==> flow/design.v <==
`timescale 1ns / 1ps
module bcd(clk, rst, broj, desetice, jedinice);
   input clk;                                               
   input rst;                                               
   input  [7:0] broj;                                       
   output reg [3:0] desetice;                               
   output reg [3:0] jedinice;                               
   reg [15:0] shift;                                        
   reg [3:0] i;                                             
   reg [15:0] t;                                            
   always @(posedge clk)
   begin
      if (rst)
         i <= 4'd0;
      else
      begin
         t = shift;
         if (i == 0)                                        
         begin
            t[15:8] = 8'd0;
            t[7:0] = broj;
         end
         if (i < 8)                                         
         begin
            if (t[11:8] >= 5)                               
               t[11:8] = t[11:8] + 4'd3;                    
            if (t[15:12] >= 5)                              
               t[15:12] = t[15:12] + 4'd3;                  
            t = t << 1;                                     
            shift <= t;
            i <= i + 4'd1;
         end
         else                                               
         begin
            desetice <= shift[15:12];
            jedinice <= shift[11:8];
            i <= 4'd0;
         end
      end
   end
endmodule
`timescale 1ns / 1ps
module kosarka(
      input clk,                                            
      input rst,                                            
      input b0,b1,b2,b3,                                    
      input p0,p1,p2,                                       
      output a,b,c,d,e,f,g,dp,                              
      output [3:0] an                                       
    );
localparam [16:0] DIV_D = 17'd25;                           
localparam [28:0] DIV_V = 29'd500;                          
reg clkD,clkV;                                              
reg [16:0] brojacD;                                         
reg [28:0] brojacV;                                         
reg [7:0] vremeA,vremeB,rezulA,rezulB;                      
reg [3:0] displej;                                          
reg [6:0] s_seg;                                            
reg [3:0] cifra;                                            
reg stop;                                                   
wire [3:0] vremeAdesetice, vremeAjedinice, vremeBdesetice, vremeBjedinice;   
wire [3:0] rezulAdesetice, rezulAjedinice, rezulBdesetice, rezulBjedinice;   
reg stanjeB0, stanjeB1, stanjeB2, stanjeB3;                 
bcd bcd_vremeA(clk, rst, vremeA, vremeAdesetice, vremeAjedinice);
bcd bcd_vremeB(clk, rst, vremeB, vremeBdesetice, vremeBjedinice);            
bcd bcd_rezulA(clk, rst, rezulA, rezulAdesetice, rezulAjedinice);
bcd bcd_rezulB(clk, rst, rezulB, rezulBdesetice, rezulBjedinice);
wire tickD = (brojacD == DIV_D) && !clkD;                   
wire tickV = (brojacV == DIV_V) && !clkV;                   
reg n_stop, n_s0, n_s1, n_s2, n_s3;
reg [7:0] n_rezulA, n_rezulB;
reg [3:0] n_displej, n_cifra;
always @(*)
   begin
      n_stop = stop;
      n_s0 = stanjeB0; n_s1 = stanjeB1; n_s2 = stanjeB2; n_s3 = stanjeB3;
      n_rezulA = rezulA; n_rezulB = rezulB;
      n_displej = displej; n_cifra = cifra;
      if(vremeA==0 && vremeB==0)                            
         n_stop = 1'b1;                                     
      case({p2,cifra})
         5'b00111: begin n_displej = vremeBjedinice; n_cifra = 4'b1110; end
         5'b01110: begin n_displej = vremeBdesetice; n_cifra = 4'b1101; end   
         5'b01101: begin n_displej = vremeAjedinice; n_cifra = 4'b1011; end
         5'b01011: begin n_displej = vremeAdesetice; n_cifra = 4'b0111; end
         5'b10111: begin n_displej = rezulBjedinice; n_cifra = 4'b1110; end
         5'b11110: begin n_displej = rezulBdesetice; n_cifra = 4'b1101; end   
         5'b11101: begin n_displej = rezulAjedinice; n_cifra = 4'b1011; end
         5'b11011: begin n_displej = rezulAdesetice; n_cifra = 4'b0111; end
         default: ;
      endcase
      if(b0 == 1'b1)
         n_s0 = 1'b1;                                       
      if(n_s0==1'b1 && b0 == 1'b0)                          
      begin
         n_stop = ~n_stop;                                  
         n_s0 = 1'b0;
      end
      if(b1 == 1'b1)
         n_s1 = 1'b1;                                       
      if(n_s1==1'b1 && b1 == 1'b0)
      begin
         case({p1,p0})
            2'b00: n_rezulB = n_rezulB+8'd3;                
            2'b01: n_rezulB = n_rezulB-8'd3;
            2'b10: n_rezulA = n_rezulA+8'd3;
            2'b11: n_rezulA = n_rezulA-8'd3;
         endcase
         n_s1 = 1'b0;
      end
      if(b2 == 1'b1)
         n_s2 = 1'b1;                                       
      if(n_s2==1'b1 && b2 == 1'b0)
      begin
         case({p1,p0})
            2'b00: n_rezulB = n_rezulB+8'd2;                
            2'b01: n_rezulB = n_rezulB-8'd2;
            2'b10: n_rezulA = n_rezulA+8'd2;
            2'b11: n_rezulA = n_rezulA-8'd2;
         endcase
         n_s2 = 1'b0;
      end
      if(b3 == 1'b1)
         n_s3 = 1'b1;                                       
      if(n_s3==1'b1 && b3 == 1'b0)
      begin
         case({p1,p0})
            2'b00: n_rezulB = n_rezulB+8'd1;                
            2'b01: n_rezulB = n_rezulB-8'd1;
            2'b10: n_rezulA = n_rezulA+8'd1;
            2'b11: n_rezulA = n_rezulA-8'd1;
         endcase
         n_s3 = 1'b0;
      end
   end
always @(posedge clk)
   begin
      if (rst)
      begin
         clkD <= 1'b0; clkV <= 1'b0;
         brojacD <= 17'd0; brojacV <= 29'd0;
         vremeA <= 8'd40; vremeB <= 8'd0;                   
         rezulA <= 8'd0; rezulB <= 8'd0;
         displej <= 4'b0110;
         s_seg <= 7'd0;
         cifra <= 4'b1110;
         stop <= 1'b1;
         stanjeB0 <= 1'b0; stanjeB1 <= 1'b0; stanjeB2 <= 1'b0; stanjeB3 <= 1'b0;
      end
      else
      begin
         if(brojacD==DIV_D)                                 
         begin
            clkD <= ~clkD;
            brojacD <= 17'd1;
         end
         else
            brojacD <= brojacD+17'd1;
         if(brojacV==DIV_V)                                 
         begin
            clkV <= ~clkV;
            brojacV <= 29'd1;
         end
         else
            brojacV <= brojacV+29'd1;
         case(displej)
            4'd0 : s_seg <= 7'b1000000;                     
            4'd1 : s_seg <= 7'b1111001;                     
            4'd2 : s_seg <= 7'b0100100;                     
            4'd3 : s_seg <= 7'b0110000;                     
            4'd4 : s_seg <= 7'b0011001;                     
            4'd5 : s_seg <= 7'b0010010;                     
            4'd6 : s_seg <= 7'b0000010;                     
            4'd7 : s_seg <= 7'b1111000;                     
            4'd8 : s_seg <= 7'b0000000;                     
            4'd9 : s_seg <= 7'b0010000;                     
            default : s_seg <= 7'b1000000;                  
         endcase
         if (tickV)                                         
         begin
            if(stop==0)                                     
            begin
               if(vremeB==0)                                
               begin
                  vremeB <= 8'd59;                          
                  vremeA <= vremeA-8'd1;                    
               end
               else
                  vremeB <= vremeB-8'd1;
            end
         end
         if (tickD)                                         
         begin
            stop <= n_stop;
            stanjeB0 <= n_s0; stanjeB1 <= n_s1; stanjeB2 <= n_s2; stanjeB3 <= n_s3;
            rezulA <= n_rezulA; rezulB <= n_rezulB;
            displej <= n_displej;
            cifra <= n_cifra;
         end
      end
   end
assign an = cifra;
assign {g, f, e, d, c, b, a} = s_seg;                       
assign dp = 1'b1;                                           
endmodule
### Tool chain data of kosarka

The steps from the RTL of kosarka to its reports follow in flow order.
Line numbers count from 1 in the design file above.
Operators carry their Yosys type and port widths (W data, S select, Z words).
Cell names lack the library's common part.
A cell with -- has no value.

| inputs | value |
|---|---|
| design top | kosarka |
| clock port | clk |
| cell library | sky130hd |
| library corner | tt_025C_1v80 |

### Word level

Source: Yosys, flattened and elaborated, memories not mapped. Widths are those after wreduce. Registers that Yosys merges into a memory's read port (data or address) are not register bits. Print and check cells do not count. Equal cells are merged and count once.
Yosys's memory passes give these memory sizes; they may raise the number of words (mostly to a power of two), join words into wider ones and drop unused or constant bits.

| storage and ports | value |
|---|---|
| flip-flop bits (word level) | 201 |
| memory bits (read-only) | 112 |
| word width x clocked read ports | 7 |
| memories kept | 1 |
| input bits | 9 |
| output and inout port bits | 12 |
| word-level cells | 193 |

| cells by class | value |
|---|---|
| $add $sub $neg | 28 |
| magnitude comparators | 12 |
| equal/unequal tests | 13 |
| muxes and demuxes | 47 |
| bitwise logic cells | 13 |
| reductions and logical operators | 42 |

Memories:

| memory | depth | bits a word | rd ports | wr ports | line | RTL |
|---|---|---|---|---|---|---|
| (no name shown) | 16 | 7 | 1 | 0 | 166 | `case(displej)` |

Operators with widths:

| kind | count |
|---|---|
| $mux W8 | 19 |
| $pmux W8 S3 | 6 |
| $ge A4 B3 Y1 const B | 8 |
| $sub A8 B1 Y8 const B | 4 |
| $add A8 B2 Y8 const B | 4 |
| $sub A8 B2 Y8 const B | 4 |
| $pmux W4 S8 | 1 |
| $add A29 B1 Y29 const B | 1 |
| $eq A29 B9 Y1 const B | 1 |
| $reduce_or A2 Y1 | 12 |
| $reduce_and A2 Y1 | 11 |
| $eq A5 B5 Y1 const B | 4 |
| $add A17 B1 Y17 const B | 1 |
| $eq A17 B5 Y1 const B | 1 |
| $add A4 B1 Y4 const B | 4 |
| $add A4 B2 Y4 const B | 4 |
| $lt A4 B4 Y1 const B | 4 |
| $logic_not A4 Y1 | 4 |
| $add A8 B1 Y8 const B | 2 |
| $logic_not A8 Y1 | 2 |
| $pmux W4 S4 | 1 |
| $mux W4 | 4 |
| $eq A5 B4 Y1 const B | 3 |
| $not A1 Y1 | 13 |
| $add A3 B2 Y3 const B | 4 |
| $mux W1 | 12 |
| $mux W3 | 4 |
| $reduce_bool A8 Y1 | 1 |

Not listed: further kinds 8, cells in them 16.

### Logic depth

Yosys ltp: most cells in a row. Word level: on the elaborated netlist, between registers, memories and ports. Mapped: between sequential cells and ports; inverters and the memories' decode and read muxes count.

| depth | value |
|---|---|
| depth after elaboration | 10 |
| ABC_AREA | 1 |
| mapped depth | 32 |
| gate-level depth less buffers | 31 |

### Synthesis result

Yosys stat after the flow's synthesis: flattened, memories mapped to cells. It holds for the ABC_AREA given above (unset counts as 0); a run with the other value may have another netlist.
Totals and module areas in this step are rounded.

| synthesis totals | value |
|---|---|
| mapped cells | 1475 |
| chip area (Yosys) | 11630 um^2 |
| sequential part of the area | 5085 um^2 |
| mapped flip-flops | 208 |
| buffers | 28 |

Cells by type:

| cell type | count | total area (um^2) |
|---|---|---|
| edfxtp_1 | 92 | 2762.65 |
| dfxtp_1 | 116 | 2.32E+03 |
| nand2_1 | 317 | 1.19E+03 |
| inv_1 | 215 | 807.024 |
| ha_1 | 51 | 638.112 |
| nand3_1 | 99 | 495.475 |
| a21oi_1 | 98 | 490.47 |
| nor2_1 | 116 | 435.418 |
| o21ai_0 | 80 | 400.384 |
| xor2_1 | 27 | 236.477 |
| nand4_1 | 30 | 187.68 |
| nand3_2 | 14 | 140.134 |
| nand2_2 | 19 | 118.864 |
| xnor2_1 | 13 | 113.859 |
| nor3_1 | 22 | 110.106 |
| a221oi_1 | 8 | 70.067 |
| clkbuf_1 | 18 | 67.565 |
| nor4_1 | 10 | 62.56 |

Other cell types: 44; their cells: 130.

### Path before layout

Source: OpenSTA report_checks on the synthesized netlist (no wires, ideal clock, input and output delay 20% of the period each), path of least setup slack; recovery checks are left aside. Register names are those of the netlist, which keeps one name where synthesis merged equal registers.

| timing post-synthesis | value |
|---|---|
| path type | input-to-reg |
| start point | in p1 |
| end point | reg rezulB[6] |
| period | 10000 ps |
| external input delay | 2000 ps |
| setup time | 132 ps |
| launch time at the first pin | 2000 ps |
| data arrival time | 4946 ps |
| data required time | 9868 ps |
| slack | 4922 ps |
| path delay | 3078 ps |
| stages on the path | 28 |
| buffers on the path | 1 |
| synthesis period reached | 5078 ps |

"path delay" is the arrival time less input delay plus setup time.
"stages on the path" counts driving pins, that of a launching flip-flop among them; a cell with two outputs on the path counts twice.
"synthesis period reached" is the clock period less the worst setup slack; recovery checks do not enter. This is arithmetic on one report: input and output delays are still those of the set period (20% each).
The rows between start and end are the longest chain of elaborated cells between them; the timing report does not say that the signal goes this way. Where chains are equally long, one stands for them.
A line is the first line of the expression or statement that the cell stems from. Yosys adds cells for indexed reads and writes and turns some case tables into memories.

| between the ends, post-synthesis | value |
|---|---|
| path through | inv_4 -> nand2_8 -> buf_2 -> inv_1 -> fa_1 -> inv_1 -> nand3_2 -> nand3_1 -> nand3_1 -> nand2_1 -> inv_1 -> ha_1 -> inv_1 -> nand2_1 -> xnor2_1 -> o21ai_0 -> ha_1 -> inv_1 -> o21ai_0 -> a21o_1 -> nand3_1 -> nand2_1 -> nand2_1 -> nand2_1 -> a21oi_1 -> o21ai_1 -> nand2_1 -> a21oi_1 |
| length of the longest elaborated chain | 10 |
| elaborated cells on any way between the ends | 15 |
| classes of those cells | add/sub (4); eq/ne (3); mux (6); reduce/logical (2) |

Ends and longest elaborated chain, post-synthesis:

| what | line | RTL |
|---|---|---|
| start: declaration | 47 | `input p0,p1,p2,` |
| $eq A2 B2 Y1 | 103 | `case({p1,p0})` |
| $reduce_or A2 Y1 | -- |  |
| $pmux W8 S3 | 103 |  |
| $mux W8 | 101 | `if(n_s1==1'b1 && b1 == 1'b0)` |
| $sub A8 B2 Y8 | 117 | `2'b01: n_rezulB = n_rezulB-8'd2;` |
| $pmux W8 S3 | 115 | `case({p1,p0})` |
| $mux W8 | 113 | `if(n_s2==1'b1 && b2 == 1'b0)` |
| $sub A8 B1 Y8 | 129 | `2'b01: n_rezulB = n_rezulB-8'd1;` |
| $pmux W8 S3 | 127 | `case({p1,p0})` |
| $mux W8 | 125 | `if(n_s3==1'b1 && b3 == 1'b0)` |
| end: assignment | 143 | `rezulA <= 8'd0; rezulB <= 8'd0;` |
| end: assignment | 196 | `rezulA <= n_rezulA; rezulB <= n_rezulB;` |
| end: declaration | 56 | `reg [7:0] vremeA,vremeB,rezulA,rezulB;` |

### Path in the finished layout

From the final timing report of run 2: the path of least setup slack in the routed layout; clock arrival at registers is part of the times.
The report prints the path's times to 10 ps; the period is as set.

| timing post-layout | value |
|---|---|
| path type | input-to-reg |
| start point | in p1 |
| end point | reg rezulB[6] |
| period | 10000 ps |
| external input delay | 2000 ps |
| setup time | 150 ps |
| launch time at the first pin | 2000 ps |
| data arrival time | 6530 ps |
| data required time | 10370 ps |
| slack | 3850 ps |
| stages on the path | 29 |
| buffers on the path | 2 |

The rows between start and end are the longest chain of elaborated cells between them; the timing report does not say that the signal goes this way. Where chains are equally long, one stands for them.

| between the ends, post-layout | value |
|---|---|
| path through | clkdlybuf4s50_1 -> inv_4 -> nand2_8 -> buf_2 -> inv_1 -> fa_1 -> inv_1 -> nand3_2 -> nand3_1 -> nand3_1 -> nand2_1 -> inv_1 -> ha_1 -> inv_1 -> nand2_1 -> xnor2_1 -> o21ai_0 -> ha_1 -> inv_1 -> o21ai_0 -> a21o_1 -> nand3_1 -> nand2_1 -> nand2_1 -> nand2_1 -> a21oi_1 -> o21ai_1 -> nand2_1 -> a21oi_1 |
| length of the longest elaborated chain | 10 |
| elaborated cells on any way between the ends | 15 |
| classes of those cells | add/sub (4); eq/ne (3); mux (6); reduce/logical (2) |

Ends and longest elaborated chain, post-layout:

| what | line | RTL |
|---|---|---|
| start: declaration | 47 | `input p0,p1,p2,` |
| $eq A2 B2 Y1 | 103 | `case({p1,p0})` |
| $reduce_or A2 Y1 | -- |  |
| $pmux W8 S3 | 103 |  |
| $mux W8 | 101 | `if(n_s1==1'b1 && b1 == 1'b0)` |
| $sub A8 B2 Y8 | 117 | `2'b01: n_rezulB = n_rezulB-8'd2;` |
| $pmux W8 S3 | 115 | `case({p1,p0})` |
| $mux W8 | 113 | `if(n_s2==1'b1 && b2 == 1'b0)` |
| $sub A8 B1 Y8 | 129 | `2'b01: n_rezulB = n_rezulB-8'd1;` |
| $pmux W8 S3 | 127 | `case({p1,p0})` |
| $mux W8 | 125 | `if(n_s3==1'b1 && b3 == 1'b0)` |
| end: assignment | 143 | `rezulA <= 8'd0; rezulB <= 8'd0;` |
| end: assignment | 196 | `rezulA <= n_rezulA; rezulB <= n_rezulB;` |
| end: declaration | 56 | `reg [7:0] vremeA,vremeB,rezulA,rezulB;` |

Memo
Re: implementation data of kosarka

kosarka through Yosys and OpenROAD on sky130hd: 3 stored runs, unordered, with their settings and measured results. The constraints put input and output delay at 20% of the set period each and load the outputs with 0.01 pF.
"period reached" = clock period - worst setup slack. The figure is calculated, with input and output delays left at 20% of the set period.
"critical path time" = time allowed to the worst setup path (clock period - input delay - output delay, where it has them) - its slack; a late launch clock adds to it, a late capture clock takes from it.
"overall power" rests on the timing tool's default activity at the inputs, not on a simulated workload.
"critical path time" is known to 10 ps.
Values from the reports are rounded here.
A setting shown as . is not set for that run.
Among the results, . means that no value is shown for the run.

| run | CELL_PAD_IN_SITES_DETAIL_PLACEMENT | CORE_ASPECT_RATIO | CORE_MARGIN | CORE_UTILIZATION | CTS_CLUSTER_DIAMETER | GPL_TIMING_DRIVEN | HOLD_SLACK_MARGIN | MAX_ROUTING_LAYER | MIN_ROUTING_LAYER | PLACE_DENSITY_LB_ADDON | SETUP_SLACK_MARGIN | TNS_END_PERCENT | period_ns | CAP_MARGIN | SLEW_MARGIN | ABC_AREA | CELL_PAD_IN_SITES_GLOBAL_PLACEMENT | period reached (ps) | final setup TNS (ps) | setup slack of the worst path (ps) | area of the synthesized netlist (um^2) | utilization (%) | critical path time (ps) | worst setup path type | lowest hold slack (ps) | die size (um^2) | overall power (µW) |
|---|---|---|---|---|---|---|---|---|---|---|---|---|---|---|---|---|---|---|---|---|---|---|---|---|---|---|---|
| run 1 | 2 | 1.65 | 9 | 65 | 230 | 1 | 0.22 | met5 | met2 | 0.02 | 1.3 | 10 | 5.08 | 20 | 20 | . | . | . | . | . | . | . | . | . | . | . | . |
| run 2 | 1 | . | 7 | 40 | 268 | 0 | . | met5 | . | 0.14 | . | 80 | 10.0 | 20 | 20 | 1 | 1 | 6154 | 0 | 3846 | 11630 | 46.0 | 4150 | input-to-reg | 452 | 34060 | 2081 |
| run 3 | 2 | 0.96 | 3 | 51 | 66 | . | . | . | met1 | 0.02 | . | . | 10.8 | 20 | 5 | 0 | 0 | . | . | . | . | . | . | . | . | . | . |

Run 1: stopped before the end: placement reported DPL-0033
Run 3: stopped before the end: clock tree synthesis reported DPL-0033
